==> flow/design.v <==
module alu (input signed [10:0] regA, regB,  
				input [1:0] opcode,
				input clock, computestrobe,
				output reg signed[20:0] result,  
				output reg remain,  
				output reg [20:0] remainder  
				);
	reg [10:0] N, D;
	reg signed [20:0] res_t;
	reg [20:0] rem_t;
	reg signed [22:0] P;
	integer i;
	always @(posedge clock) begin
		if (computestrobe) begin
			res_t = result;
			rem_t = remainder; 
			remain <= 1'b0;
			case(opcode)
			2'b00 : begin 
				res_t = regA + regB;
			end
			2'b01 : begin
				res_t = regA - regB;
			end
			2'b10 : begin
				P = {{11{1'b0}}, regB, 1'b0};
				for (i = 11; i > 0; i = i-1) begin
					case (P [1:0]) 
						2'b01 : P[22:12] = P[22:12] + regA;
						2'b10 : P[22:12] = P[22:12] - regA;
						default: begin end
					endcase
					P = {P[22], P[22:1]};
				end
				res_t = P [21:1];
			end
			2'b11 : begin
				res_t = 21'd0;
				rem_t = 21'd0;
				N = (regA[10] == 1)? -regA: regA;
				D = (regB[10] == 1)? -regB: regB;
				if(D != 11'd0) begin  
					for (i = 10; i >= 0; i = i-1) begin
						rem_t = rem_t << 1;
						rem_t[0] = N[i];
						if (rem_t >= D) begin
							rem_t = rem_t - D;
							res_t[i] = 1'b1;
						end
					end
					if(regA[10] == 1'b1 && rem_t != 21'd0) begin  
						rem_t = D - rem_t;
						res_t = res_t + 1'b1;
					end
					res_t = ((regA[10] == 1)^(regB[10] == 1))? -res_t:res_t;
					remain <= 1'b1;
				end
			end
			default : begin	end
			endcase
			result <= res_t;
			remainder <= rem_t;
		end
	end
endmodule 
module bcdtobin (
	input [31:0] BCD,
	output reg signed [10:0] binout);
	reg signed [10:0] temp;
	always @ (*) begin
		temp = 11'd0;  
		if(BCD[3:0] < 4'b1010) begin  
			temp = temp + BCD[3:0];		
		end else if (BCD[3:0] == 4'b1110) begin  
			temp = -temp;  
		end
		if(BCD[7:4] < 4'b1010) begin  
			temp = temp + (11'd10*BCD[7:4]);		
		end else if (BCD[7:4] == 4'b1110) begin  
			temp = -temp;
		end
		if(BCD[11:8] < 4'b1010) begin  
			temp = temp + (11'd100 * BCD[11:8]);
		end else if (BCD[11:8] == 4'b1110) begin  
			temp = -temp;
		end
		if(BCD[15:12] == 4'b1110) begin  
			temp = -temp;
		end
		binout = temp;
	end
endmodule 
module bintobcd(input signed [20:0] bin,
						output reg [31:0] bcdnum);
		reg [51:0] masterreg;
		reg negative;
		integer i;
		always @(bin) begin
			masterreg = {52{1'b0}};
			negative = (bin[20] == 1)? 1'b1: 1'b0;
			masterreg[19:0] = (negative)? -bin[19:0]: bin[19:0];
			for (i = 0; i < 20; i = i + 1) begin
				if(masterreg[23:20] >= 4'd5 ) begin
				  masterreg[23:20] = masterreg[23:20] + 4'd3;
				end
				if(masterreg[27:24] >= 4'd5 ) begin
				  masterreg[27:24] = masterreg[27:24] + 4'd3;
				end
				if(masterreg[31:28] >= 4'd5 ) begin
				  masterreg[31:28] = masterreg[31:28] + 4'd3;
				end
				if(masterreg[35:32] >= 4'd5 ) begin
				  masterreg[35:32] = masterreg[35:32] + 4'd3;
				end
				if(masterreg[39:36] >= 4'd5 ) begin
				  masterreg[39:36] = masterreg[39:36] + 4'd3;
				end
				if(masterreg[43:40] >= 4'd5 ) begin
				  masterreg[43:40] = masterreg[43:40] + 4'd3;
				end
				if(masterreg[47:44] >= 4'd5 ) begin
				  masterreg[47:44] = masterreg[47:44] + 4'd3;
				end
				masterreg = masterreg << 1;
			end
			masterreg[51:48] = (negative)? 4'b1110 : 4'b1111;
			bcdnum = masterreg[51:20];
		end
	endmodule 
module numlength (input signed [20:0] binary_num,
	output reg [3:0]length);
reg signed [20:0] abs_num;
always @ (*) begin
	abs_num = (binary_num[20] == 1)? -binary_num: binary_num;
	length <= 3'd1;
	if (abs_num > 22'd9) length <= 3'd2;
	if (abs_num > 22'd99) length <= 3'd3;
	if (abs_num > 22'd999) length <= 3'd4;
	if (abs_num > 22'd9999) length <= 3'd5;
	if (abs_num > 22'd99999) length <= 3'd6;
end
endmodule
module resultformatter (input clock, remain,
					input [20:0] ALUresult, ALUremainder,
					output reg [31:0] formattedresult, 
					output reg [31:0] result_formem);
	wire [3:0] length_result, length_remainder;
	reg [31:0] temp_result, temp_result_1, temp_remainder;
	reg [3:0] result_used, result_used_1, remainder_used;
	wire [31:0] result_bcd, remainder_bcd;
	wire result_neg;
	numlength resultlength (.binary_num(ALUresult),
									.length(length_result));
	numlength remainderlength (.binary_num(ALUremainder),
										.length(length_remainder));
	bintobcd result_to_bcd(.bin(ALUresult),
									.bcdnum(result_bcd));
	bintobcd remainder_to_bcd(.bin(ALUremainder),
									.bcdnum(remainder_bcd));
	assign result_neg = ALUresult[20];
	integer i;
	reg [31:0] fr_t, fm_t;
	always @ (posedge clock) begin
		fr_t = formattedresult;
		result_used = 4'd0;
		remainder_used = 4'd0;
		temp_remainder = remainder_bcd;
		temp_result = result_bcd;
		for (i = 0; i < 8; i = i + 1) begin
			fr_t = fr_t >> 4;  
			if (remainder_used < length_remainder && remain) begin  
				fr_t[31:28] = temp_remainder[3:0];  
				temp_remainder = temp_remainder >> 4;  
				remainder_used = remainder_used + 1'd1;  
			end else if (remainder_used == length_remainder && remain) begin
				fr_t[31:28] = 4'b1010;  
				remainder_used = remainder_used + 1'd1;
			end else if (result_used < length_result) begin  
				fr_t[31:28] = temp_result[3:0];  
				temp_result = temp_result >> 4;  
				result_used = result_used + 1'd1;  
			end else if (result_used == length_result && result_neg == 1) begin  
				fr_t[31:28] = 4'b1110;  
				result_used = result_used + 1'd1;
			end else begin
				fr_t[31:28] = 4'b1111;  
			end
		end
		formattedresult <= fr_t;
	end
	always @ (posedge clock) begin
		fm_t = result_formem;
		result_used_1 = 3'd0;
		temp_result_1 = result_bcd;
		for (i = 0; i < 8; i = i + 1) begin
			fm_t = fm_t >> 4;
			if (result_used_1 < length_result && result_used_1 < 3'd3) begin  
				fm_t[31:28] = temp_result_1[3:0];
				temp_result_1 = temp_result_1 >> 4;
				result_used_1 = result_used_1 + 1'd1;
			end else begin
				fm_t[31:28] = 4'b1111;  
			end
		end
		result_formem <= fm_t;
	end
endmodule 
module control (input dig_in,
				input reset_in,
				input ex_in,
				input op_in,
				input bksp_in,
				input MS_in,
				input MR_in,
				input MC_in,
				input sub_in,
				input clock,
				input rst,
				output reg bksp_A,
				output reg bksp_B,
				output reg load_A,
				output reg load_B,
				output reg load_mem,
				output reg clear_mem,
				output reg load_A_mem,
				output reg load_B_mem,
				output reg load_op,
				output reg execute,
				output reg reset_out,
				output reg [1:0] display_select);
	parameter start = 0, op_A = 1, op_A_neg = 2, oprnd = 3, op_B = 4, op_B_neg = 5, result = 6;
	reg[2:0]state;
	always @(posedge clock) begin
		if (rst) state <= start;
		else case(state)
			start: begin
				if (sub_in) state <= op_A_neg;
				if (dig_in || MR_in) state <= op_A;
			end
			op_A: begin
				if(op_in) state <= oprnd;
				if(reset_in) state <= start;
			end
			op_A_neg: begin
				if (sub_in || bksp_in) state <= start;
				if (dig_in || MR_in) state <= op_A;
				if(reset_in) state <= start;
			end
			oprnd: begin
				if (sub_in) state <= op_B_neg;
				if(dig_in) state <= op_B;
				if(reset_in) state <= start;
			end
			op_B: begin
				if(ex_in) state <= result;
				if(reset_in) state <= start;
			end
			op_B_neg: begin
				if (sub_in || bksp_in) state <= oprnd;
				if (dig_in || MR_in) state <= op_B;
				if(reset_in) state <= start;
			end
			result: begin
				if (reset_in) state <= start;
			end
		endcase
	end
	always @(*) begin
		bksp_A <= 0;
		bksp_B <= 0;
		load_A <= 0;
		load_B <= 0;
		load_mem <= (MS_in)? 1'b1:1'b0;
		clear_mem <= (MC_in)? 1'b1:1'b0;
		load_A_mem <= 0;
		load_B_mem <= 0;
		load_op <= 0;
		execute <= 0;
		reset_out <= 0;
		case(state)
			start: begin
				if (MR_in) load_A_mem <=1;
				else if (sub_in || dig_in) load_A <= 1;
				else 	reset_out <= 1;
				display_select <= 2'b00;
			end
			op_A: begin
				if(dig_in) load_A <= 1;
				if(MR_in) load_A_mem <=1;
				if(bksp_in) bksp_A <= 1;
				if (op_in) load_op <= 1;
				display_select = 2'b00;
			end
			op_B: begin
				if(dig_in) load_B <= 1;
				if(MR_in) load_B_mem <=1;
				if(bksp_in) bksp_B <= 1;
				if(ex_in) execute <= 1;
				display_select = 2'b01;
			end
			op_A_neg: begin
				if(dig_in) load_A <= 1;
				if (sub_in || bksp_in) bksp_A <= 1'b1;
				if(MR_in) load_A_mem <=1;
				display_select = 2'b00;
			end
			op_B_neg: begin
				if(dig_in) load_B <= 1;
				if(MR_in) load_B_mem <=1;
				if (sub_in || bksp_in) bksp_B <= 1'b1;
				display_select = 2'b01;
			end
			oprnd: begin
				if (sub_in || dig_in) load_B <= 1'b1;
				display_select = 2'b01;
			end
			result: begin
				display_select = 2'b10;
			end
			default : begin
				display_select <= 2'b00;
			end
		endcase
	end
endmodule
module bcdreg (input clock,
			input rst,
			input [3:0] digit,
			input [31:0] mem,
			input load,
			input bksp,
			input clear,
			input load_mem,
			output reg [31:0] bcdreg
);
	reg [31:0] nxt;
	always @ (posedge clock) begin
			nxt = bcdreg;
			if (rst || clear) begin  
				nxt = {8{4'b1111}};
			end else if (load_mem) begin
				nxt = mem;
			end else if (bksp) begin
				nxt = nxt >> 4;
				nxt[31:28] = 4'b1111;
			end else if (load) begin
				if(nxt[11:8] == 4'b1110) begin 
					nxt[15:0] = nxt[15:0] << 4;
				end else begin
					nxt[11:0] = nxt[11:0] << 4;
				end
				nxt[3:0] = digit;
			end
		bcdreg <= nxt;
	end
endmodule 
module memreg (input clock,
			input rst,
			input [31:0] mem_input,
			input load,
			input clear,
			output reg [31:0] memreg
);
	always @ (posedge clock) begin
			if (rst || clear) begin
				memreg <= {{7{4'b1111}},4'b0000};
			end else if (load) begin
				memreg <= mem_input;
			end 
	end
endmodule 
module memmux (input [1:0] display_select,
					input [31:0] A, B, result,
					output reg [31:0] mem_input);
	always @(*) begin
		case (display_select)
			2'b00 : mem_input = A;
			2'b01 : mem_input = B;
			2'b10 : mem_input = result;
			default : mem_input = A;
		endcase
	end
endmodule 
module displaymux (input [1:0] display_select,
					input [31:0] reg_A, reg_B, reg_result,
					output reg [3:0] hex0_out, hex1_out, hex2_out, hex3_out, hex4_out, hex5_out, hex6_out, hex7_out);
	reg [31:0] selected_reg;
	always @(*) begin
		case (display_select)
			2'b00 : selected_reg = reg_A;
			2'b01 : selected_reg = reg_B;
			2'b10 : selected_reg = reg_result;
			default : selected_reg = reg_A;
		endcase
	 hex0_out = selected_reg[3:0];
	 hex1_out = selected_reg[7:4];
	 hex2_out = selected_reg[11:8];
	 hex3_out = selected_reg[15:12];
	 hex4_out = selected_reg[19:16];
	 hex5_out = selected_reg[23:20];
	 hex6_out = selected_reg[27:24];
	 hex7_out = selected_reg[31:28];
	end
endmodule 
module char_7seg( input [3:0] S,
						output reg [0:6] Display);
	always @(S)
	begin
		case (S)
		4'b0000  : Display <= 7'b0000001;  
		4'b0001  : Display <= 7'b1001111;  
		4'b0010  : Display <= 7'b0010010;  
		4'b0011  : Display <= 7'b0000110;  
		4'b0100  : Display <= 7'b1001100;  
		4'b0101  : Display <= 7'b0100100;  
		4'b0110  : Display <= 7'b0100000;  
		4'b0111  : Display <= 7'b0001111;  
		4'b1000  : Display <= 7'b0000000;  
		4'b1001  : Display <= 7'b0001100;  
		4'b1010  : Display <= 7'b1111010;  
		4'b1110  : Display <= 7'b1111110;  
		default  : Display <= 7'b1111111;  
		endcase
	end
endmodule
module inputhandler (
	input keystrobe,
	input [3:0] keycode,
	output dig_strobe,
	output reset_strobe,
	output ex_strobe,
	output op_strobe,
	output sub_strobe,
	output [3:0] dig_code,
	output [1:0] op_code);
assign dig_strobe = ((keycode < 4'b1010) && keystrobe)? 1'b1:1'b0;
assign reset_strobe = ((keycode == 4'b1010) && keystrobe)? 1'b1:1'b0;
assign ex_strobe = ((keycode == 4'b1011) && keystrobe)? 1'b1:1'b0;
assign op_strobe = ((keycode > 4'b1011) && keystrobe)? 1'b1:1'b0;
assign sub_strobe = ((keycode == 4'b1110) && keystrobe)? 1'b1:1'b0;
assign dig_code = keycode;
assign op_code = ~keycode[1:0];  
endmodule
module opreg (input load,
			input [1:0] op_code,
			input clock,
			output reg [1:0] operator);
	always @ (posedge clock) begin
		if(load)	operator <= op_code;
	end
endmodule 
module posedgetrigger (
		input clock,
		input rst,
		input signal,
		output strobe);
	reg signal_last;
	always @(posedge clock) begin
			if (rst) signal_last <= 1'b0;
			else signal_last <= signal;
	end
	assign strobe = (signal && ~signal_last)? 1'b1:1'b0;
endmodule 
module negedgetrigger (
		input clock,
		input rst,
		input signal,
		output strobe);
	reg signal_last;
	always @(posedge clock) begin
			if (rst) signal_last <= 1'b1;
			else signal_last <= signal;
	end
	assign strobe = (~signal && signal_last)? 1'b1:1'b0;
endmodule 
module PBhandler (
	input [3:0] KEY,
	input clock,
	input rst,
	output bksp_strobe,
	output MS_strobe,
	output MR_strobe,
	output MC_strobe);
negedgetrigger bksp (.clock(clock), .rst(rst), .signal(KEY[0]), .strobe(bksp_strobe));
negedgetrigger MS (.clock(clock), .rst(rst), .signal(KEY[1]), .strobe(MS_strobe));
negedgetrigger MR (.clock(clock), .rst(rst), .signal(KEY[2]), .strobe(MR_strobe));
negedgetrigger MC (.clock(clock), .rst(rst), .signal(KEY[3]), .strobe(MC_strobe));
endmodule
`default_nettype none
module calculator (input CLOCK_50,
							input RESET,
							input KEYPRESSED,
							input [3:0] KEYCODE,
							input [3:0] KEY,
							output [0:6] HEX0, HEX1, HEX2, HEX3, HEX4, HEX5, HEX6, HEX7
							);
		wire clockmain = CLOCK_50;
		wire rst = RESET;
		wire [3:0] keycode = KEYCODE;
		wire keystrobe;
		wire load_A, load_B;
		wire bksp_A, bksp_B;
		posedgetrigger keypressedge (.clock(clockmain), .rst(rst), .signal(KEYPRESSED), .strobe(keystrobe));
		wire dig_strobe, reset_strobe, ex_strobe, op_strobe, sub_strobe;
		wire [3:0] dig_code;
		wire [1:0] op_code;
		inputhandler keypad (
			.keystrobe(keystrobe),
			.keycode(keycode),
			.dig_strobe(dig_strobe),
			.reset_strobe(reset_strobe),
			.ex_strobe(ex_strobe),
			.op_strobe(op_strobe),
			.sub_strobe(sub_strobe),
			.dig_code(dig_code),
			.op_code(op_code)
		);
		wire bksp_strobe, MS_strobe, MR_strobe, MC_strobe;
		PBhandler PB (
			.KEY(KEY),
			.clock(clockmain),
			.rst(rst),
			.bksp_strobe(bksp_strobe),
			.MS_strobe(MS_strobe),
			.MR_strobe(MR_strobe),
			.MC_strobe(MC_strobe)
		);
		wire [1:0] display_select;
		wire load_op, reset_state, execute, load_A_mem, load_B_mem, load_mem, clear_mem;
		control FSM (
			.dig_in(dig_strobe),
			.reset_in(reset_strobe),
			.ex_in(ex_strobe),
			.op_in(op_strobe),
			.bksp_in(bksp_strobe),
			.MS_in(MS_strobe),
			.MR_in(MR_strobe),
			.MC_in(MC_strobe),
			.sub_in(sub_strobe),
			.clock(clockmain),
			.rst(rst),
			.bksp_A(bksp_A),
			.bksp_B(bksp_B),
			.load_A(load_A),
			.load_B(load_B),
			.load_mem(load_mem),
			.clear_mem(clear_mem),
			.load_A_mem(load_A_mem),
			.load_B_mem(load_B_mem),
			.load_op(load_op),
			.reset_out(reset_state),
			.execute(execute),  
			.display_select(display_select)
		);
		wire[31:0] reg_A, reg_B;
		wire [31:0] memory_selected, memory_stored;
		bcdreg operand_A (.clock(clockmain), .rst(rst),
							.digit(dig_code),
							.load(load_A),
							.bksp(bksp_A),
							.clear(reset_state),
							.bcdreg(reg_A),
							.mem(memory_stored),
							.load_mem(load_A_mem)
							);
		bcdreg operand_B (.clock(clockmain), .rst(rst),
							.digit(dig_code),
							.load(load_B),
							.bksp(bksp_B),
							.clear(reset_state),
							.bcdreg(reg_B),
							.mem(memory_stored),
							.load_mem(load_B_mem)
							);
		wire [1:0] operator;
		opreg op (.clock(clockmain),
			.load(load_op),
			.op_code(op_code),
			.operator(operator)
		);
		wire [10:0] reg_A_binary, reg_B_binary;
		wire [31:0] reg_result, reg_memresult;
		wire [20:0] result_bin, remainder_bin; 
		wire remain;
		bcdtobin reg_A_tobinary (.BCD(reg_A), .binout(reg_A_binary));
		bcdtobin reg_B_tobinary (.BCD(reg_B), .binout(reg_B_binary));
		alu alu_1 (.regA(reg_A_binary), 
					.regB(reg_B_binary),
					.opcode(operator),
					.clock(clockmain),
					.computestrobe(execute),
					.result(result_bin),
					.remain(remain),
					.remainder(remainder_bin));
		resultformatter resultformatter_1 (.clock(clockmain),
														.remain(remain),
														.ALUresult(result_bin),
														.ALUremainder(remainder_bin),
														.formattedresult(reg_result),
														.result_formem(reg_memresult));
		memmux memory_select (.display_select(display_select),
									.A(reg_A),
									.B(reg_B),
									.result(reg_memresult),
									.mem_input(memory_selected));
		memreg memory_register (.clock(clockmain), .rst(rst),
										.mem_input(memory_selected),
										.load(load_mem),
										.clear(clear_mem),
										.memreg(memory_stored));
		wire [3:0] hex0char_A, hex1char_A, hex2char_A, bcdneg_A;
		wire [3:0] hex0char_B, hex1char_B, hex2char_B, bcdneg_B;
		wire [3:0] hex0_out, hex1_out, hex2_out, hex3_out, hex4_out, hex5_out, hex6_out, hex7_out;
		displaymux displayMUX (.display_select(display_select),
								.reg_A(reg_A),
								.reg_B(reg_B),
								.reg_result(reg_result),
								.hex0_out(hex0_out), 
								.hex1_out(hex1_out), 
								.hex2_out(hex2_out), 
								.hex3_out(hex3_out), 
								.hex4_out(hex4_out), 
								.hex5_out(hex5_out), 
								.hex6_out(hex6_out), 
								.hex7_out(hex7_out)
								);
		char_7seg H0 (.S(hex0_out), .Display(HEX0));
		char_7seg H1 (.S(hex1_out), .Display(HEX1));
		char_7seg H2 (.S(hex2_out), .Display(HEX2));
		char_7seg H3 (.S(hex3_out), .Display(HEX3));
		char_7seg H4 (.S(hex4_out), .Display(HEX4));
		char_7seg H5 (.S(hex5_out), .Display(HEX5));
		char_7seg H6 (.S(hex6_out), .Display(HEX6));
		char_7seg H7 (.S(hex7_out), .Display(HEX7));
endmodule 
* From RTL to reports: calculator
What the tools print for calculator, step after step. Lines are those of the file above, counted from 1. Library cell names are shortened. The mark -- stands for no value.
Set-up: top calculator, clock CLOCK_50, cell library sky130hd, corner tt_025C_1v80

* Word-level counts
Counts by Yosys on the flattened word-level netlist (proc, flatten, opt, wreduce; memories kept). Register bits leave out memories and registers merged into their read ports (data or address). Print and check cells are left out. Memory sizes are those after Yosys's memory passes, which may raise the word count (mostly to a power of two), join words into wider ones and drop unused or constant bits.
Bit counts: word-level cells 1320, memory cells 8, bits in registers 213, output and inout bits 56, bits of input ports 11, ROM bits 896
Memory list:
- (no name shown) | words 16, width 7, read ports 1, wr ports 0, line 409 | case (S)
- (no name shown) | words 16, width 7, read ports 1, wr ports 0, line 409
- (no name shown) | words 16, width 7, read ports 1, wr ports 0, line 409
- (no name shown) | words 16, width 7, read ports 1, wr ports 0, line 409
- (no name shown) | words 16, width 7, read ports 1, wr ports 0, line 409
- (no name shown) | words 16, width 7, read ports 1, wr ports 0, line 409
Further memories, not shown: 2.
Operators by class: equality and inequality tests 61, reduce/logical cells 69, add/subtract/negate cells 295, magnitude comparators 283, bitwise gates (word level) 8, multipliers 4, mux-type cells 566
Operator list (number):
- two-way mux 4 bit | 273
- two-way mux 20 bit | 47
- >= comparator 4 x 3 -> 1 bit with constant B | 210
- adder 4 x 2 -> 4 bit with constant B | 186
- two-way mux 11 bit | 33
- two-way mux 21 bit | 15
- case mux 11 bit (select 2 bit) | 10
- >= comparator 21 x 11 -> 1 bit | 10
- subtractor 20 x 11 -> 20 bit | 9
- two-way mux 3 bit | 52
- adder 11 bit | 14
- case mux 32 bit (select 2 bit) | 2
- two-way mux 24 bit | 5
- two-way mux 28 bit | 4
- two-way mux 16 bit | 7
- subtractor 11 bit | 10
- two-way mux 12 bit | 9
- two-way mux 1 bit | 91
- negator 11 bit | 8
- case mux 21 bit (select 4 bit) | 1
- adder 3 x 2 -> 3 bit with constant B | 24
- less-than comparator 4 bit | 18
- multiplier 5 x 4 -> 9 bit with constant A | 2
- two-way mux 32 bit | 2
- negator 21 bit | 3
- adder 4 x 1 -> 4 bit with constant B | 15
- == test 4 bit | 12
- logical AND 1 bit | 42
Not listed: further kinds 59, cells in them 172.

* Logic depth
Yosys ltp: most cells in a row. Word level: on the elaborated netlist, between registers, memories and ports. Mapped: between sequential cells and ports; inverters and the memories' decode and read muxes count.
Logic depth: word-level depth 77, ABC_AREA 1, gate-level depth with buffers 232, mapped depth without buffers 213

* After synthesis
Yosys stat after the flow's synthesis: flattened, memories mapped to cells. It holds for the ABC_AREA given above (unset counts as 0); a run with the other value may have another netlist.
Synthesis totals: sequential part of the area 4794.6 um2, chip area (Yosys) 50781.2 um2, mapped cells 8876, buffer cells 205, flip-flops 217
Cells by type:
- ha_1 | number 669, area in all 8.37E+03 um2
- nand2_1 | number 2132, area in all 8E+03 um2
- inv_1 | number 1520, area in all 5.71E+03 um2
- o21ai_0 | number 828, area in all 4.14E+03 um2
- nand3_1 | number 726, area in all 3.63E+03 um2
- dfxtp_1 | number 172, area in all 3.44E+03 um2
- nor2_1 | number 880, area in all 3.3E+03 um2
- xor2_1 | number 264, area in all 2.31E+03 um2
- a21oi_1 | number 376, area in all 1.88E+03 um2
- edfxtp_1 | number 45, area in all 1.35E+03 um2
- xnor2_1 | number 83, area in all 726.947 um2
- nand4_1 | number 102, area in all 638.112 um2
- fa_1 | number 31, area in all 620.595 um2
- clkbuf_1 | number 143, area in all 536.765 um2
- nor3_1 | number 96, area in all 480.461 um2
- o21ai_1 | number 95, area in all 475.456 um2
- o211ai_1 | number 45, area in all 337.824 um2
- or2_2 | number 52, area in all 325.312 um2
Not listed: further types 54, cells in them 617.

* Timing after synthesis
Source: OpenSTA report_checks on the synthesized netlist (no wires, ideal clock, input and output delay 20% of the period each), path of least setup slack; recovery checks are left aside. Register names are those of the netlist, which keeps one name where synthesis merged equal registers.
Timing post-synthesis: path type register -> register, from reg operand_A.bcdreg[5], to reg alu_1.remainder[18], library setup time 146 ps, path delay 31989 ps, data arrival time 31843 ps, setup slack 18011 ps, launch time at the first pin 0 ps, path buffers 22, clock period 50000 ps, driving pins on the path 220, required time 49854 ps, synthesis period reached 31989 ps
"path delay" = arrival - input delay + setup time. "driving pins on the path": output pins that drive a net of the path, with the launching flip-flop's if there is one; two outputs of one cell count as two. "synthesis period reached" = period - worst setup slack (recovery checks aside). The figure is calculated, with input and output delays left at 20% of the set period. Between the ends stands the longest chain of elaborated cells between them, by number of cells; it is not shown to be the way that was timed. Of several equally long chains one is given. Each line given opens the expression or statement behind the cell; cells for indexed reads and writes are added by Yosys, which also makes memories of some case tables.
Between the ends, post-synthesis: cells stage by stage dfxtp_1 > inv_1 > nor4_1 > inv_1 > nor2_1 > xor2_1 > nand2_1 > o21ai_0 > inv_1 > ha_1 > fa_1 > nand2_1 > inv_1 > o21a_1 > nor2_1 > nor2_1 > nor2_1 > o21ai_0 > (+184 left out) > nand2_1 > ha_1 > a21oi_1 > inv_1 > a31oi_1 > o21ai_0 > a21oi_1 > o21bai_1 > a21oi_1 > o21bai_1 > nand2_1 > a21oi_1 > inv_1 > nor2_1 > nand3_1 > o21ai_0 > o21ai_0 > a21oi_1, length of the longest elaborated chain 70, elaborated cells between the ends (all ways) 86, RTL lines with such cells 17, those cells by class add/sub: 17; mul: 1; compare: 12; eq/ne: 1; mux: 53; reduce/logical: 2
RTL lines, path post-synthesis:
- start: declaration | line 334 | output reg [31:0] bcdreg
- start: assignment | line 354 | bcdreg <= nxt;
- multiplier 3 x 4 -> 7 bit | line 78 | temp = temp + (11'd10*BCD[7:4]);
- adder 11 bit | line 78
- two-way mux 11 bit | line 77 | if(BCD[7:4] < 4'b1010) begin
- negator 11 bit | line 85 | temp = -temp;
- two-way mux 11 bit | line 84 | end else if (BCD[11:8] == 4'b1110) begin
- two-way mux 11 bit | line 82 | if(BCD[11:8] < 4'b1010) begin
- negator 11 bit | line 88 | temp = -temp;
- (+56 left out)
- two-way mux 21 bit | line 18 | case(opcode)
- two-way mux 21 bit | line 14 | if (computestrobe) begin
- nonzero test 21 bit | line 51 | if(regA[10] == 1'b1 && rem_t != 21'd0) begin
- logical AND 1 bit | line 51
- two-way mux 21 bit | line 51
- two-way mux 21 bit | line 42 | if(D != 11'd0) begin
- two-way mux 21 bit | line 18
- end: assignment | line 62 | remainder <= rem_t;
- end: declaration | line 6 | output reg [20:0] remainder

* Worst path after layout
Path of least setup slack in the final report of stored run 1 (OpenROAD, finished layout, wires in). Where an end is a register, its clock arrival counts in the times. The report prints the path's times to 10 ps; the period is as set.
Timing after layout: path type register -> register, from reg operand_A.bcdreg[5], to reg alu_1.remainder[18], driving pins on the path 207, data arrival time 37850 ps, path buffers 2, launch time at the first pin 580 ps, required time 58580 ps, setup slack 20720 ps, clock period 58100 ps, library setup time 120 ps
Between the ends stands the longest chain of elaborated cells between them, by number of cells; it is not shown to be the way that was timed. Of several equally long chains one is given.
Between the ends, after layout: cells stage by stage dfxtp_1 > inv_1 > nor4_1 > inv_1 > nor2_1 > xor2_1 > nand2_1 > o21ai_0 > inv_1 > ha_1 > fa_1 > nand2_1 > inv_1 > o21a_1 > nor2_1 > nor2_1 > nor2_1 > o21ai_0 > (+171 left out) > nand2_1 > ha_1 > a21oi_1 > inv_1 > a31oi_1 > o21ai_0 > a21oi_1 > o21bai_1 > a21oi_1 > o21bai_1 > nand2_1 > a21oi_1 > inv_1 > nor2_1 > nand3_1 > o21ai_0 > o21ai_0 > a21oi_1, length of the longest elaborated chain 70, elaborated cells between the ends (all ways) 86, RTL lines with such cells 17, those cells by class add/sub: 17; mul: 1; compare: 12; eq/ne: 1; mux: 53; reduce/logical: 2
RTL lines, path after layout:
- start: declaration | line 334 | output reg [31:0] bcdreg
- start: assignment | line 354 | bcdreg <= nxt;
- multiplier 3 x 4 -> 7 bit | line 78 | temp = temp + (11'd10*BCD[7:4]);
- adder 11 bit | line 78
- two-way mux 11 bit | line 77 | if(BCD[7:4] < 4'b1010) begin
- negator 11 bit | line 85 | temp = -temp;
- two-way mux 11 bit | line 84 | end else if (BCD[11:8] == 4'b1110) begin
- two-way mux 11 bit | line 82 | if(BCD[11:8] < 4'b1010) begin
- negator 11 bit | line 88 | temp = -temp;
- (+56 left out)
- two-way mux 21 bit | line 18 | case(opcode)
- two-way mux 21 bit | line 14 | if (computestrobe) begin
- nonzero test 21 bit | line 51 | if(regA[10] == 1'b1 && rem_t != 21'd0) begin
- logical AND 1 bit | line 51
- two-way mux 21 bit | line 51
- two-way mux 21 bit | line 42 | if(D != 11'd0) begin
- two-way mux 21 bit | line 18
- end: assignment | line 62 | remainder <= rem_t;
- end: declaration | line 6 | output reg [20:0] remainder

Memo
Re: implementation data of calculator

3 stored runs of calculator in the flow (synthesis by Yosys, layout by OpenROAD, sky130hd cells), in arbitrary order. Constraints: input delay and output delay 20% of the set period each, output load 0.01 pF.
"period reached" = clock period - worst setup slack. The figure is calculated, with input and output delays left at 20% of the set period.
"worst setup path time": the worst setup path's part of the clock period (all of it between registers, 20% less for each end at a port) less its slack. A launch clock that arrives late makes it longer, a capture clock that arrives late makes it shorter.
"worst setup path time" is known to 10 ps.

[stored run 1] flow files
==> flow/run.sh <==
#!/bin/bash
# the make line also repeats the synthesis and layout settings of config.mk as NAME=value (left out here)
make -C /OpenROAD-flow-scripts/flow DESIGN_CONFIG=/design/flow/config.mk WORK_HOME=/design/flow/orfs CLKGATE_MAP_FILE= finish
==> flow/config.mk <==
export PLATFORM = sky130hd
export DESIGN_NAME = calculator
export DESIGN_NICKNAME = calculator
export VERILOG_FILES = /design/flow/design.v
export SDC_FILE = /design/flow/constraint.sdc
export NUM_CORES = 4
export LEC_CHECK = 0
export ABC_AREA = 1
export CAP_MARGIN = 10
export CELL_PAD_IN_SITES_GLOBAL_PLACEMENT = 3
export CORE_MARGIN = 3
export CORE_UTILIZATION = 19
export CTS_CLUSTER_DIAMETER = 400
export CTS_CLUSTER_SIZE = 79
export GPL_TIMING_DRIVEN = 1
export HOLD_SLACK_MARGIN = 0.04
export MAX_ROUTING_LAYER = met4
export PLACE_DENSITY = 0.74
export SLEW_MARGIN = 0
export TNS_END_PERCENT = 70
==> flow/constraint.sdc <==
create_clock -name core_clock -period 58.1 [get_ports {CLOCK_50}]
set_input_delay 11.6200 -clock core_clock [delete_from_list [all_inputs] [get_ports {CLOCK_50}]]
set_output_delay 11.6200 -clock core_clock [all_outputs]
set_load 0.01 [all_outputs]

[stored run 1] result: worst hold slack in the final report 516 ps; period reached 37,377 ps; Yosys chip area after synthesis 50,781.2 um2; total negative setup slack 0 ps; worst setup path time 37,380 ps; class of the worst setup path register -> register; die size 273,508.0 um2; standard-cell area after routing 55,862.3 um2; utilization in the final report 21.0 %; worst setup slack after layout 20,723 ps

[stored run 2] flow files
==> flow/run.sh <==
#!/bin/bash
# the make line also repeats the synthesis and layout settings of config.mk as NAME=value (left out here)
make -C /OpenROAD-flow-scripts/flow DESIGN_CONFIG=/design/flow/config.mk WORK_HOME=/design/flow/orfs CLKGATE_MAP_FILE= finish
==> flow/config.mk <==
export PLATFORM = sky130hd
export DESIGN_NAME = calculator
export DESIGN_NICKNAME = calculator
export VERILOG_FILES = /design/flow/design.v
export SDC_FILE = /design/flow/constraint.sdc
export NUM_CORES = 4
export LEC_CHECK = 0
export ABC_AREA = 1
export CAP_MARGIN = 20
export CELL_PAD_IN_SITES_GLOBAL_PLACEMENT = 0
export CORE_MARGIN = 2
export CORE_UTILIZATION = 50
export MAX_ROUTING_LAYER = met4
export MIN_ROUTING_LAYER = met1
export SLEW_MARGIN = 5
==> flow/constraint.sdc <==
create_clock -name core_clock -period 31.8 [get_ports {CLOCK_50}]
set_input_delay 6.3600 -clock core_clock [delete_from_list [all_inputs] [get_ports {CLOCK_50}]]
set_output_delay 6.3600 -clock core_clock [all_outputs]
set_load 0.01 [all_outputs]

[stored run 2] result: worst hold slack in the final report 470 ps; period reached 29,351 ps; Yosys chip area after synthesis 50,781.2 um2; total negative setup slack 0 ps; worst setup path time 29,350 ps; class of the worst setup path register -> register; die size 104,129.0 um2; standard-cell area after routing 55,181.7 um2; utilization in the final report 54.9 %; worst setup slack after layout 2,449 ps

[stored run 3] flow files
==> flow/run.sh <==
#!/bin/bash
# the make line also repeats the synthesis and layout settings of config.mk as NAME=value (left out here)
make -C /OpenROAD-flow-scripts/flow DESIGN_CONFIG=/design/flow/config.mk WORK_HOME=/design/flow/orfs CLKGATE_MAP_FILE= finish
==> flow/config.mk <==
export PLATFORM = sky130hd
export DESIGN_NAME = calculator
export DESIGN_NICKNAME = calculator
export VERILOG_FILES = /design/flow/design.v
export SDC_FILE = /design/flow/constraint.sdc
export NUM_CORES = 4
export LEC_CHECK = 0
export ABC_AREA = 1
export CAP_MARGIN = 20
export CORE_MARGIN = 2
export CORE_UTILIZATION = 40
export SLEW_MARGIN = 20
==> flow/constraint.sdc <==
create_clock -name core_clock -period 38.4 [get_ports {CLOCK_50}]
set_input_delay 7.6800 -clock core_clock [delete_from_list [all_inputs] [get_ports {CLOCK_50}]]
set_output_delay 7.6800 -clock core_clock [all_outputs]
set_load 0.01 [all_outputs]

[stored run 3] result: worst hold slack in the final report 474 ps; period reached 34,349 ps; Yosys chip area after synthesis 50,781.2 um2; total negative setup slack 0 ps; worst setup path time 34,350 ps; class of the worst setup path register -> register; die size 129,820.0 um2; standard-cell area after routing 54,200.7 um2; utilization in the final report 43.1 %; worst setup slack after layout 4,051 ps
